==> flow/design.v <==
module spi_8byte (
    input wire clk,
    input wire rst_n,
    input wire sclk,
    input wire mosi,
    input wire ss,
    output wire miso,
    input wire pm,
    input wire [15:0] rate_inst,
    input wire [15:0] rate_avg,
    input wire [7:0] bpm_short_avg,
    input wire [7:0] bpm_long_avg,
    input wire [5:0] rr_short_avg,
    input wire [5:0] rr_long_avg,
    input wire pedal_flag,
    input wire expression_flag,
    input wire bpm_flag,
    input wire rr_flag,
    output reg [63:0] rx_data
);
    reg [1:0] sclk_sync, ss_sync, mosi_sync, pm_sync;
    always @(posedge clk) begin
        sclk_sync <= {sclk_sync[0], sclk};
        ss_sync <= {ss_sync[0], ss};
        mosi_sync <= {mosi_sync[0], mosi};
        pm_sync <= {pm_sync[0], pm};
    end
    wire sclk_rising = (sclk_sync == 2'b01);
    wire sclk_falling = (sclk_sync == 2'b10);
    wire ss_active = ~ss_sync[1];
    reg [5:0] bit_cnt;         
    reg [63:0] rx_buffer;
    reg [63:0] tx_buffer;
    reg miso_reg;
    assign miso = miso_reg;
    wire [63:0] tx_pack = {
        rate_inst,                               
        rate_avg,                                
        bpm_long_avg,                            
        bpm_short_avg,                           
        rr_long_avg [5:0],                       
        rr_short_avg[5:0],                       
        pedal_flag,                              
        (expression_flag | bpm_flag | rr_flag),   
        1'b0, pm_sync[1]                         
    };
    reg [63:0] tx_next;             
    always @(posedge clk or negedge rst_n) begin
        if (!rst_n) begin
            bit_cnt  <= 6'd0;
            rx_buffer <= 64'd0;
            tx_buffer <= 64'd0;
            rx_data <= 64'd0;
            miso_reg <= 1'b0;
        end else begin
            if (!ss_active) begin
                bit_cnt <= 6'd0;
                miso_reg <= 1'b0;
            end else begin
                if (sclk_falling) begin
                    rx_buffer <= {rx_buffer[62:0], mosi_sync[1]};
                    bit_cnt <= bit_cnt + 6'd1;
                    if (bit_cnt == 6'd63) begin
                        rx_data <= {rx_buffer[62:0], mosi_sync[1]};
                    end
                end
                if (sclk_rising) begin
                    if (bit_cnt == 6'd0) begin
                        tx_next = tx_pack;           
                    end else begin
                        tx_next = tx_buffer;         
                    end
                    miso_reg  <= tx_next[63];            
                    tx_buffer <= {tx_next[62:0], 1'b0}; 
                end
            end
        end
    end
endmodule
module multi_clock_divider (
    input wire clk,
    input wire rst_n,
    output reg tick_1hz,
    output reg tick_10hz
);
    reg [26:0] cnt_1hz;
    reg [23:0] cnt_10hz;
    localparam MAX_1HZ   = 27'd4_999;         
    localparam MAX_10HZ  = 24'd499;           
    always @(posedge clk or negedge rst_n) begin
        if (!rst_n) begin
            cnt_1hz <= 0;
            cnt_10hz <= 0;
            tick_1hz <= 0;
            tick_10hz <= 0;
        end else begin
            if (cnt_1hz == MAX_1HZ) begin
                cnt_1hz <= 0;
                tick_1hz <= 1;
            end else begin
                cnt_1hz <= cnt_1hz + 1;
                tick_1hz <= 0;
            end
            if (cnt_10hz == MAX_10HZ) begin
                cnt_10hz <= 0;
                tick_10hz <= 1;
            end else begin
                cnt_10hz <= cnt_10hz + 1;
                tick_10hz <= 0;
            end
        end
    end
endmodule
module check_pedal (
    input wire clk,
    input wire rst_n,
    input wire tick_10hz,
    input wire [7:0] pedal_buffer,
    output reg pedal_flag,
    output reg [15:0] rate_inst,
    output reg [15:0] rate_avg
);
    localparam [15:0] THRESH_LOW = 16'd25;     
    localparam [15:0] THRESH_HIGH = 16'd75;    
    localparam [15:0] THRESH_PEAK = 16'd99;    
    reg [7:0] pedal_curr;
    reg [7:0] pedal_prev;
    reg [15:0] rate_next;        
    reg [15:0] fir_reg [0:7];   
    reg [13:0] fir_sum;          
    reg [13:0] fir_sum_next;     
    reg [3:0] filled;            
    reg signed [9:0] diff_sample;    
    reg [9:0] delta_pos;             
    integer i;
    always @(posedge clk or negedge rst_n) begin
        if (!rst_n) begin
            pedal_flag <= 1'b0;
            pedal_curr <= 8'd0;
            pedal_prev <= 8'd0;
            rate_inst <= 16'd0;
            rate_next <= 16'd0;
            rate_avg <= 16'd0;
            for (i=0; i<8; i=i+1) fir_reg[i] <= 16'd0;
            fir_sum <= 14'd0;
            fir_sum_next <= 14'd0;
            filled <= 4'd0;
        end
        else if (tick_10hz) begin
            diff_sample = $signed({1'b0, pedal_buffer}) - $signed({1'b0, pedal_curr});
            delta_pos = (diff_sample > 0) ? diff_sample[9:0] : 10'd0;   
            rate_next = delta_pos * 16'd10;                             
            fir_sum_next = fir_sum - fir_reg[7] + rate_next;
            for (i=7; i>0; i=i-1) begin
                fir_reg[i] <= fir_reg[i-1];
            end
            fir_reg[0] <= rate_next;
            rate_inst <= rate_next;
            fir_sum <= fir_sum_next;
            rate_avg <= {2'b00, fir_sum_next} >> 3;   
            if (filled == 4'd8) begin
                if ( ((rate_next >= THRESH_LOW) && ( (fir_sum_next >> 3) >= THRESH_HIGH )) || (rate_next >= THRESH_PEAK) )
                    pedal_flag <= 1'b1;
                else
                    pedal_flag <= 1'b0;
            end
            else begin
                pedal_flag <= 1'b0;
            end
            pedal_prev <= pedal_curr;
            pedal_curr <= pedal_buffer;
            if (filled < 4'd8) filled <= filled + 4'd1;
        end
    end
endmodule
module check_expression(
    input wire clk,
    input wire rst_n,
    input wire [7:0] expression_buffer,
    output reg expression_flag
);
    localparam [7:0] exp_surprized = 8'd4;
    always @(posedge clk or negedge rst_n) begin
        if (!rst_n) begin
            expression_flag <= 1'b0;
        end
        else begin
            expression_flag <= (expression_buffer == exp_surprized);
        end
    end
endmodule
module check_bpm (
    input wire clk,
    input wire rst_n,
    input wire tick_10hz,
    input wire [7:0] bpm_buffer,
    output reg bpm_flag,
    output reg [7:0] short_avg,
    output reg [7:0] long_avg
);
    localparam integer SHORT_SAMPLES = 8;    
    localparam integer LONG_SAMPLES = 64;    
    localparam integer SUMS_WIDTH_S = 11;    
    localparam integer SUMS_WIDTH_L = 14;    
    reg [7:0] fir_short [0:SHORT_SAMPLES-1];
    reg [7:0] fir_long [0:LONG_SAMPLES-1];
    reg [SUMS_WIDTH_S-1:0] sum_short;
    reg [SUMS_WIDTH_L-1:0] sum_long;
    reg [3:0] filled_short;  
    reg [6:0] filled_long;   
    reg [7:0] prev_tail_s, prev_tail_l;      
    reg [SUMS_WIDTH_S-1:0] sum_short_next;
    reg [SUMS_WIDTH_L-1:0] sum_long_next;
    reg [SUMS_WIDTH_S+5-1:0] lhs;   
    reg [SUMS_WIDTH_L+3-1:0] rhs;   
    integer i;
    always @(posedge clk or negedge rst_n) begin
        if (!rst_n) begin
            bpm_flag <= 1'b0;
            sum_short <= {SUMS_WIDTH_S{1'b0}};
            sum_long <= {SUMS_WIDTH_L{1'b0}};
            filled_short <= 4'd0;
            filled_long <= 7'd0;
            short_avg <= 8'd0;
            long_avg <= 8'd0;
            for (i=0; i<SHORT_SAMPLES; i=i+1) fir_short[i] <= 8'd0;
            for (i=0; i<LONG_SAMPLES; i=i+1) fir_long[i]  <= 8'd0;
            prev_tail_s <= 8'd0;
            prev_tail_l <= 8'd0;
            sum_short_next <= {SUMS_WIDTH_S{1'b0}};
            sum_long_next <= {SUMS_WIDTH_L{1'b0}}; 
        end
        else if (tick_10hz) begin
            prev_tail_s = fir_short [SHORT_SAMPLES-1];
            prev_tail_l = fir_long [LONG_SAMPLES-1];
            sum_short_next = sum_short - {{(SUMS_WIDTH_S-8){1'b0}}, prev_tail_s} + {{(SUMS_WIDTH_S-8){1'b0}}, bpm_buffer};
            sum_long_next  = sum_long - {{(SUMS_WIDTH_L-8){1'b0}}, prev_tail_l} + {{(SUMS_WIDTH_L-8){1'b0}}, bpm_buffer};
            lhs = {5'd0, sum_short_next} << 5;
            rhs = (sum_long_next * 5);
            if ( (filled_short == SHORT_SAMPLES[3:0]) && (filled_long == LONG_SAMPLES[6:0]) )
                bpm_flag <= (lhs >= rhs);
            else
                bpm_flag <= 1'b0;
            for (i=SHORT_SAMPLES-1; i>0; i=i-1) begin
                fir_short[i] <= fir_short[i-1];
            end
            fir_short[0] <= bpm_buffer;
            for (i=LONG_SAMPLES-1; i>0; i=i-1) begin
                fir_long[i] <= fir_long[i-1];
            end
            fir_long[0] <= bpm_buffer;
            sum_short <= sum_short_next;
            sum_long  <= sum_long_next;
            short_avg <= sum_short_next >> 3;   
            long_avg  <= sum_long_next  >> 6;   
            if (filled_short < SHORT_SAMPLES[3:0]) filled_short <= filled_short + 4'd1;
            if (filled_long  < LONG_SAMPLES[6:0]) filled_long  <= filled_long  + 7'd1;
        end
    end
endmodule
module check_respiration(
    input wire clk,
    input wire rst_n,
    input wire tick_1hz,
    input wire [7:0]  rr_buffer,
    output reg rr_flag,
    output reg [5:0] short_avg,
    output reg [5:0] long_avg
);
    localparam integer SHORT_SAMPLES = 16;       
    localparam integer LONG_SAMPLES = 120;       
    localparam integer SUMS_WIDTH_S = 12;        
    localparam integer SUMS_WIDTH_L = 15;        
    localparam integer CMP_WIDTH = 32;          
    reg [7:0] fir_short [0:SHORT_SAMPLES-1];
    reg [7:0] fir_long [0:LONG_SAMPLES -1];
    reg [SUMS_WIDTH_S-1:0] sum_short, sum_short_next;
    reg [SUMS_WIDTH_L-1:0] sum_long , sum_long_next;
    reg [4:0] filled_short;  
    reg [6:0] filled_long;   
    reg [7:0] prev_tail_s, prev_tail_l;
    reg [CMP_WIDTH-1:0] lhs, rhs;
    reg [7:0] short_avg8;
    reg [7:0] long_avg8;
    integer i;
    always @(posedge clk or negedge rst_n) begin
        if (!rst_n) begin
            rr_flag <= 1'b0;
            sum_short <= {SUMS_WIDTH_S{1'b0}};
            sum_long <= {SUMS_WIDTH_L{1'b0}};
            sum_short_next <= {SUMS_WIDTH_S{1'b0}};
            sum_long_next <= {SUMS_WIDTH_L{1'b0}};
            filled_short <= 5'd0;
            filled_long <= 7'd0;
            short_avg <= 6'd0;
            long_avg <= 6'd0;
            short_avg8 <= 8'd0;
            long_avg8 <= 8'd0;
            for (i=0; i<SHORT_SAMPLES; i=i+1) fir_short[i] <= 8'd0;
            for (i=0; i<LONG_SAMPLES;  i=i+1) fir_long[i] <= 8'd0;
            prev_tail_s <= 8'd0;
            prev_tail_l <= 8'd0;
        end
        else if (tick_1hz) begin
            prev_tail_s = fir_short[SHORT_SAMPLES-1];
            prev_tail_l = fir_long [LONG_SAMPLES -1];
            sum_short_next = sum_short - {{(SUMS_WIDTH_S-8){1'b0}}, prev_tail_s} + {{(SUMS_WIDTH_S-8){1'b0}}, rr_buffer};
            sum_long_next  = sum_long- {{(SUMS_WIDTH_L-8){1'b0}}, prev_tail_l} + {{(SUMS_WIDTH_L-8){1'b0}}, rr_buffer};
            lhs = {{(CMP_WIDTH-SUMS_WIDTH_S){1'b0}}, sum_short_next} * 32'd2400;
            rhs = {{(CMP_WIDTH-SUMS_WIDTH_L){1'b0}}, sum_long_next } * 32'd368;
            if ( (filled_short == SHORT_SAMPLES[4:0]) && (filled_long == LONG_SAMPLES[6:0]) )
                rr_flag <= (lhs >= rhs);
            else
                rr_flag <= 1'b0;
            for (i=SHORT_SAMPLES-1; i>0; i=i-1) begin
                fir_short[i] <= fir_short[i-1];
            end
            fir_short[0] <= rr_buffer;
            for (i=LONG_SAMPLES-1; i>0; i=i-1) begin
                fir_long[i] <= fir_long[i-1];
            end
            fir_long[0] <= rr_buffer;
            sum_short <= sum_short_next;
            sum_long <= sum_long_next;
            short_avg8 <= sum_short_next >> 4;        
            long_avg8 <= sum_long_next  / 8'd120;    
            if (short_avg8 > 8'd63) 
                short_avg <= 6'd63;
            else
                short_avg <= short_avg8[5:0];
            if (long_avg8  > 8'd63)
                long_avg  <= 6'd63;
            else 
                long_avg  <= long_avg8[5:0];
            if (filled_short < SHORT_SAMPLES[4:0]) filled_short <= filled_short + 5'd1;
            if (filled_long  < LONG_SAMPLES[6:0])  filled_long  <= filled_long  + 7'd1;
        end
    end
endmodule
module drive_device (
    input wire clk,
    input wire rst_n,
    input wire pedal_flag,
    input wire expression_flag,
    input wire bpm_flag,
    input wire rr_flag,
    output wire pm,
    output reg drive
);
    parameter CLK_FREQ = 5_000;          
    parameter HIGH_SEC = 1;              
    parameter LOW_SEC = 2;               
    localparam S_IDLE = 2'b00;
    localparam S_HIGH = 2'b01;
    localparam S_LOW = 2'b10;
    localparam HIGH_COUNT = CLK_FREQ * HIGH_SEC;  
    localparam LOW_COUNT = CLK_FREQ * LOW_SEC;   
    reg [1:0] state;
    reg [31:0] counter;  
    assign pm = pedal_flag && (expression_flag || bpm_flag || rr_flag);
    always @(posedge clk or negedge rst_n) begin
        if (!rst_n) begin
            state <= S_IDLE;
            counter <= 32'd0;
            drive <= 1'b0;
        end else begin
            case (state)
                S_IDLE: begin
                    drive <= 1'b0;
                    if (pm) begin
                        state <= S_HIGH;
                        counter <= HIGH_COUNT - 1;
                        drive <= 1'b1;
                    end
                end
                S_HIGH: begin
                    drive <= 1'b1;
                    if (counter != 0) begin
                        counter <= counter - 1'b1;
                    end else begin
                        state <= S_LOW;
                        counter <= LOW_COUNT - 1;
                        drive <= 1'b0;
                    end
                end
                S_LOW: begin
                    drive <= 1'b0;
                    if (counter != 0) begin
                        counter <= counter - 1'b1;
                    end else begin
                        state <= S_IDLE;
                    end
                end
                default: begin
                    state <= S_IDLE;
                    counter <= 32'd0;
                    drive <= 1'b0;
                end
            endcase
        end
    end
endmodule
module PMPD(
    input wire clk,
    input wire rst_n,
    input wire sclk,
    input wire mosi,
    input wire ss,
    output wire miso,            
    output wire drive
);
    wire [63:0] state_buffer;
    wire pm;
    wire [15:0] rate_inst;
    wire [15:0] rate_avg;
    wire [7:0] bpm_short_avg;
    wire [7:0] bpm_long_avg;
    wire [5:0] rr_short_avg;
    wire [5:0] rr_long_avg;
    wire pedal_flag;
    wire expression_flag;
    wire bpm_flag;
    wire rr_flag;
    spi_8byte spi (
        .clk(clk),
        .rst_n(rst_n),
        .sclk(sclk),
        .mosi(mosi),
        .ss(ss), 
        .miso(miso), 
        .pm(pm),
        .rate_inst(rate_inst),
        .rate_avg(rate_avg),
        .bpm_short_avg(bpm_short_avg),
        .bpm_long_avg(bpm_long_avg),
        .rr_short_avg(rr_short_avg),
        .rr_long_avg(rr_long_avg),
        .pedal_flag(pedal_flag),
        .expression_flag(expression_flag),
        .bpm_flag(bpm_flag),
        .rr_flag(rr_flag),
        .rx_data(state_buffer)
    );
    wire tick_1hz;
    wire tick_10hz;
    multi_clock_divider prescaler(
        .clk(clk),
        .rst_n(rst_n),
        .tick_1hz(tick_1hz),
        .tick_10hz(tick_10hz)
    );
    check_pedal check_pedal(
        .clk(clk),
        .rst_n(rst_n),
        .tick_10hz(tick_10hz),
        .pedal_buffer(state_buffer[31:24]),
        .pedal_flag(pedal_flag),
        .rate_inst(rate_inst),
        .rate_avg(rate_avg)
    );
    check_expression check_expression(
        .clk(clk),
        .rst_n(rst_n),
        .expression_buffer(state_buffer[23:16]),
        .expression_flag(expression_flag)        
    );
    check_bpm check_bpm(
        .clk(clk),
        .rst_n(rst_n),
        .tick_10hz(tick_10hz),
        .bpm_buffer(state_buffer[15:8]),
        .bpm_flag(bpm_flag),
        .short_avg(bpm_short_avg),
        .long_avg(bpm_long_avg)
    );
    check_respiration check_respiration(
        .clk(clk),
        .rst_n(rst_n),
        .tick_1hz(tick_1hz),
        .rr_buffer(state_buffer[7:0]),
        .rr_flag(rr_flag),
        .short_avg(rr_short_avg),
        .long_avg(rr_long_avg)
    );
    drive_device drive_device(
        .clk(clk),
        .rst_n(rst_n),
        .pedal_flag(pedal_flag),
        .expression_flag(expression_flag),
        .bpm_flag(bpm_flag),
        .rr_flag(rr_flag),
        .pm(pm),
        .drive(drive)
    );
endmodule
Tool chain data of PMPD. The steps from the RTL of PMPD to its reports follow in flow order. Line numbers count from 1 in the design file above. Operators: Yosys type, input widths -> output width; for muxes data width and select width s. Library cell names are shortened. The mark -- stands for no value.

Design top: PMPD. Clock: clk. Library: sky130hd. Timing corner: tt_025C_1v80.

Word level. Source: Yosys, flattened and elaborated. Widths are those after wreduce. Registers that Yosys merges into a memory's read port (data or address) are not register bits. Print and check cells do not count. Equal cells are merged and count once.

The entry for add/sub/neg operators reads 20. The figure for multipliers is 4. Under divide/modulo/power cells stands 1. Under magnitude comparators stands 13. Equal/unequal tests: 17. Muxes and demuxes: 27. Under bitwise logic cells stands 3. The entry for reduce/logical cells reads 22.

Operators with widths (number): $mul 12x7->19 const B (1); $div 15x7->15 const B (1); $mul 15x5->20 const B (1); $pmux 32 s3 (1); $mux 32 (3); $mux 64 (1); $mul 14x3->17 const B (1); $mul 10x3->13 const B (1); $sub 32x1->32 const B (1); $ge 32x32->1 (1); $reduce_bool 32->1 (1); $add 27x1->27 const B (1); $eq 27x13->1 const B (1); $mux 27 (1); $add 24x1->24 const B (1); $eq 24x9->1 const B (1); $mux 24 (1); $mux 6 (4); $ge 16x17->1 (1); $reduce_and 2->1 (8); $gt 8x6->1 const B (2); $add 15x8->15 (1); $sub 15x8->15 (1); $add 14x14->14 (1); $sub 14x14->14 (1); $ge 14x5->1 const B (1); $ge 14x7->1 const B (1); $add 14x8->14 (1).

Other operator kinds: 37; their cells: 66.

Flip-flop bits (word level): 1965. For output and inout port bits the number is 2. The entry for cells after elaboration reads 337.

Depth. Longest topological path by Yosys (ltp), each cell counted once; first at word level (registers and memories cut), then after technology mapping (sequential cells cut; the memories' decode and read muxes count).

For depth in word-level cells the number is 10. The entry for ABC_AREA reads 0. The entry for depth in mapped cells reads 35.

Netlist. Yosys stat after the flow's synthesis: flattened, memories mapped to cells. It holds for the ABC_AREA given above (unset counts as 0); a run with the other value may have another netlist.

Under standard cells after synthesis stands 5891. For synthesis area the number is 0.0821851 mm^2. Under flip-flop cells stands 1930.

Cells by type: dfrtp_1 (number 1921, area in all 4.81E+04 um^2); mux2_2 (number 1639, area in all 1.85E+04 um^2); ha_1 (number 247, area in all 3.09E+03 um^2); fa_1 (number 87, area in all 1741.67 um^2); inv_1 (number 364, area in all 1366.31 um^2); xnor2_1 (number 137, area in all 1.2E+03 um^2); o21ai_0 (number 196, area in all 980.941 um^2); nand2_1 (number 218, area in all 818.285 um^2); clkbuf_1 (number 217, area in all 814.531 um^2); a21oi_1 (number 130, area in all 650.624 um^2); mux2i_1 (number 61, area in all 610.586 um^2); nor2_1 (number 151, area in all 566.794 um^2); xor2_1 (number 49, area in all 429.162 um^2); a21o_1 (number 39, area in all 292.781 um^2); o21bai_1 (number 39, area in all 292.781 um^2); nand3_1 (number 47, area in all 235.226 um^2); nand4_1 (number 27, area in all 168.912 um^2); dfxtp_1 (number 8, area in all 160.154 um^2).

Other cell types: 70; their cells: 314. By module: a second synthesis without flattening, with its own total; a netlist apart from the flattened one above.

Under cells (unflattened synthesis) stands 6219. Area (unflattened synthesis): 0.0861601 mm^2.

Rows give one instance, submodules left out.

Modules: check_respiration (instances 1, cells 2991, area 0.0435305 mm^2, sequential area 0.0255245 mm^2); check_bpm (instances 1, cells 1559, area 0.022957 mm^2, sequential area 0.0137382 mm^2); spi_8byte (instances 1, cells 674, area 0.0084556 mm^2, sequential area 0.0050899 mm^2); check_pedal (instances 1, cells 546, area 0.0066551 mm^2, sequential area 0.0032531 mm^2); multi_clock_divider (instances 1, cells 219, area 0.0024236 mm^2, sequential area 0.0013263 mm^2); drive_device (instances 1, cells 226, area 0.0020933 mm^2, sequential area 0.0009021 mm^2); check_expression (instances 1, cells 4, area 0.000045 mm^2, sequential area 0.000025 mm^2); PMPD (instances 1, cells 0, area 0 mm^2, sequential area 0 mm^2).

Path before layout. Path of least setup slack by OpenSTA after synthesis, without wires, with an ideal clock, recovery checks aside; 20% of the period is set as input and as output delay. Where synthesis merged equal registers, the netlist keeps one of their names.

Kind: flip-flop to flip-flop. Start point: reg check_respiration.fir_long[119][1]. End point: reg check_respiration.rr_flag. Under clock period stands 10.0 ns. The entry for library setup time reads 0.128 ns. Launch time at the first pin: 0.000 ns. The entry for data arrival time reads 6.650 ns. Data required time: 9.872 ns. For slack the number is 3.222 ns. Path delay: 6.778 ns. For stages on the path the number is 31. Path buffers: 0. For synthesis period reached the number is 6.778 ns.

"path delay" is the arrival time less input delay plus setup time. "stages on the path" counts driving pins, that of a launching flip-flop among them; a cell with two outputs on the path counts twice. "synthesis period reached" is the clock period less the worst setup slack; recovery checks do not enter. This is arithmetic on one report: input and output delays are still those of the set period (20% each). The rows between start and end are the longest chain of elaborated cells between them; the timing report does not say that the signal goes this way. Where chains are equally long, one stands for them. A line is the first line of the expression or statement that the cell stems from. Yosys adds cells for indexed reads and writes and turns some case tables into memories. A register here has more assigning lines than the two given.

Cells stage by stage: dfrtp_1 fa_1 inv_1 fa_1 a21o_1 a221oi_1 xor2_1 inv_1 ha_1 inv_1 fa_1 inv_1 fa_1 ha_1 inv_1 a21oi_1 o21ai_0 a21boi_0 o21ai_0 a21boi_0 o21ai_0 a21oi_1 o21ai_0 nand2b_1 a21o_1 a21oi_1 xor2_1 ha_1 a2111oi_0 o21a_1 o21ai_0. Under cells in the longest elaborated chain stands 5. The figure for elaborated cells on any way between the ends is 5. For RTL lines with such cells the number is 4.

Ends and longest elaborated chain, after synthesis: start: declaration (RTL line 276) `reg [7:0] fir_long [0:LONG_SAMPLES -1];`; start: assignment (RTL line 300) `for (i=0; i<LONG_SAMPLES;  i=i+1) fir_long[i] <= 8'd0;`; start: assignment (RTL line 320) `fir_long[i] <= fir_long[i-1];`; $sub 15x8->15 (RTL line 308) `sum_long_next  = sum_long- {{(SUMS_WIDTH_L-8){1'b0}}, prev_tail_l} + {{(SUMS_WIDTH_L-8){1'b0}}, rr_buffer};`; $add 15x8->15 (RTL line 308); $mul 15x5->20 (RTL line 310) `rhs = {{(CMP_WIDTH-SUMS_WIDTH_L){1'b0}}, sum_long_next } * 32'd368;`; $ge 32x32->1 (RTL line 312) `rr_flag <= (lhs >= rhs);`; $mux 1 (RTL line 311) `if ( (filled_short == SHORT_SAMPLES[4:0]) && (filled_long == LONG_SAMPLES[6:0]) )`; end: assignment (RTL line 312); end: assignment (RTL line 314) `rr_flag <= 1'b0;`; end: declaration (RTL line 266) `output reg rr_flag,`.

Timing after layout. Path of least setup slack in the final report of run A (OpenROAD, finished layout, wires in). Where an end is a register, its clock arrival counts in the times.

Kind: flip-flop to flip-flop. Start point: reg check_respiration.sum_short[1]. End point: reg check_respiration.rr_flag. Under clock period stands 5.44 ns. The entry for library setup time reads 0.11 ns. Launch time at the first pin: 0.79 ns. The entry for data arrival time reads 7.09 ns. Data required time: 6.10 ns. For slack the number is -0.99 ns. For stages on the path the number is 35. Path buffers: 1.

The rows between start and end are the longest chain of elaborated cells between them; the timing report does not say that the signal goes this way. Where chains are equally long, one stands for them. A register here has more assigning lines than the two given.

Cells stage by stage: dfrtp_1 inv_2 fa_1 inv_2 ha_4 a21o_1 a21oi_2 o21bai_1 a21oi_2 o21bai_1 a21oi_2 buf_4 xnor2_2 ha_1 ha_1 inv_1 fa_1 inv_1 fa_1 ha_4 a21boi_2 o21ai_1 a21boi_2 o21ai_1 a21boi_1 o21ai_1 nand2b_1 a21oi_1 nor2b_1 nor2_1 xnor2_1 ha_2 o21a_1 o211ai_1 o21ai_1. Under cells in the longest elaborated chain stands 5. The figure for elaborated cells on any way between the ends is 5. For RTL lines with such cells the number is 4.

Ends and longest elaborated chain, after layout: start: declaration (RTL line 277) `reg [SUMS_WIDTH_S-1:0] sum_short, sum_short_next;`; start: assignment (RTL line 289) `sum_short <= {SUMS_WIDTH_S{1'b0}};`; start: assignment (RTL line 323) `sum_short <= sum_short_next;`; $sub 12x8->12 (RTL line 307) `sum_short_next = sum_short - {{(SUMS_WIDTH_S-8){1'b0}}, prev_tail_s} + {{(SUMS_WIDTH_S-8){1'b0}}, rr_buffer};`; $add 12x8->12 (RTL line 307); $mul 12x7->19 (RTL line 309) `lhs = {{(CMP_WIDTH-SUMS_WIDTH_S){1'b0}}, sum_short_next} * 32'd2400;`; $ge 32x32->1 (RTL line 312) `rr_flag <= (lhs >= rhs);`; $mux 1 (RTL line 311) `if ( (filled_short == SHORT_SAMPLES[4:0]) && (filled_long == LONG_SAMPLES[6:0]) )`; end: assignment (RTL line 312); end: assignment (RTL line 314) `rr_flag <= 1'b0;`; end: declaration (RTL line 266) `output reg rr_flag,`.

Add stored flow runs of PMPD

Flow measurements of PMPD on sky130hd: 3 stored runs with different settings, listed in no order. Input and output delays are each 20% of the period that was set; the output load is 0.01 pF. "time of the worst setup path" = time allowed to the worst setup path (clock period - input delay - output delay, where it has them) - its slack; a late launch clock adds to it, a late capture clock takes from it.

Files of run A:
==> flow/run.sh <==
#!/bin/bash
# the make line also repeats the synthesis and layout settings of config.mk as NAME=value (left out here)
make -C /OpenROAD-flow-scripts/flow DESIGN_CONFIG=/design/flow/config.mk WORK_HOME=/design/flow/orfs CLKGATE_MAP_FILE= finish
==> flow/config.mk <==
export PLATFORM = sky130hd
export DESIGN_NAME = PMPD
export DESIGN_NICKNAME = PMPD
export VERILOG_FILES = /design/flow/design.v
export SDC_FILE = /design/flow/constraint.sdc
export NUM_CORES = 4
export LEC_CHECK = 0
export CAP_MARGIN = 20
export CORE_MARGIN = 2
export CORE_UTILIZATION = 40
export SLEW_MARGIN = 20
==> flow/constraint.sdc <==
create_clock -name core_clock -period 5.44 [get_ports {clk}]
set_input_delay 1.0880 -clock core_clock [delete_from_list [all_inputs] [get_ports {clk}]]
set_output_delay 1.0880 -clock core_clock [all_outputs]
set_load 0.01 [all_outputs]

Results of run A. The utilization of the finished layout reads 0.469. For the netlist area reported by Yosys the run shows 0.0821851 mm^2. The measured die area is 0.209105 mm^2. The time of the worst setup path stands at 6.43 ns. Class of the worst setup path: flip-flop to flip-flop. For the worst slack on setup checks the run shows -0.988 ns.

Files of run B:
==> flow/run.sh <==
#!/bin/bash
# the make line also repeats the synthesis and layout settings of config.mk as NAME=value (left out here)
make -C /OpenROAD-flow-scripts/flow DESIGN_CONFIG=/design/flow/config.mk WORK_HOME=/design/flow/orfs CLKGATE_MAP_FILE= finish
==> flow/config.mk <==
export PLATFORM = sky130hd
export DESIGN_NAME = PMPD
export DESIGN_NICKNAME = PMPD
export VERILOG_FILES = /design/flow/design.v
export SDC_FILE = /design/flow/constraint.sdc
export NUM_CORES = 4
export LEC_CHECK = 0
export CAP_MARGIN = 20
export CORE_MARGIN = 2
export CORE_UTILIZATION = 40
export SETUP_SLACK_MARGIN = 1.86
export SLEW_MARGIN = 20
==> flow/constraint.sdc <==
create_clock -name core_clock -period 8.01 [get_ports {clk}]
set_input_delay 1.6020 -clock core_clock [delete_from_list [all_inputs] [get_ports {clk}]]
set_output_delay 1.6020 -clock core_clock [all_outputs]
set_load 0.01 [all_outputs]

Results of run B. The utilization of the finished layout reads 0.456. For the netlist area reported by Yosys the run shows 0.0821851 mm^2. The measured die area is 0.209105 mm^2. The time of the worst setup path stands at 6.49 ns. Class of the worst setup path: flip-flop to flip-flop. For the worst slack on setup checks the run shows 1.525 ns.

Files of run C:
==> flow/run.sh <==
#!/bin/bash
# the make line also repeats the synthesis and layout settings of config.mk as NAME=value (left out here)
make -C /OpenROAD-flow-scripts/flow DESIGN_CONFIG=/design/flow/config.mk WORK_HOME=/design/flow/orfs CLKGATE_MAP_FILE= finish
==> flow/config.mk <==
export PLATFORM = sky130hd
export DESIGN_NAME = PMPD
export DESIGN_NICKNAME = PMPD
export VERILOG_FILES = /design/flow/design.v
export SDC_FILE = /design/flow/constraint.sdc
export NUM_CORES = 4
export LEC_CHECK = 0
export CAP_MARGIN = 0
export CELL_PAD_IN_SITES_GLOBAL_PLACEMENT = 2
export CORE_ASPECT_RATIO = 1.61
export CORE_MARGIN = 9
export CORE_UTILIZATION = 70
export GPL_ROUTABILITY_DRIVEN = 0
export GPL_TIMING_DRIVEN = 1
export HOLD_SLACK_MARGIN = -0.09
export MAX_ROUTING_LAYER = met4
export PLACE_DENSITY_LB_ADDON = 0.05
export SLEW_MARGIN = 30
export TNS_END_PERCENT = 15
==> flow/constraint.sdc <==
create_clock -name core_clock -period 12.8 [get_ports {clk}]
set_input_delay 2.5600 -clock core_clock [delete_from_list [all_inputs] [get_ports {clk}]]
set_output_delay 2.5600 -clock core_clock [all_outputs]
set_load 0.01 [all_outputs]

Outcome of run C: unfinished; error FLW-0024 in placement.
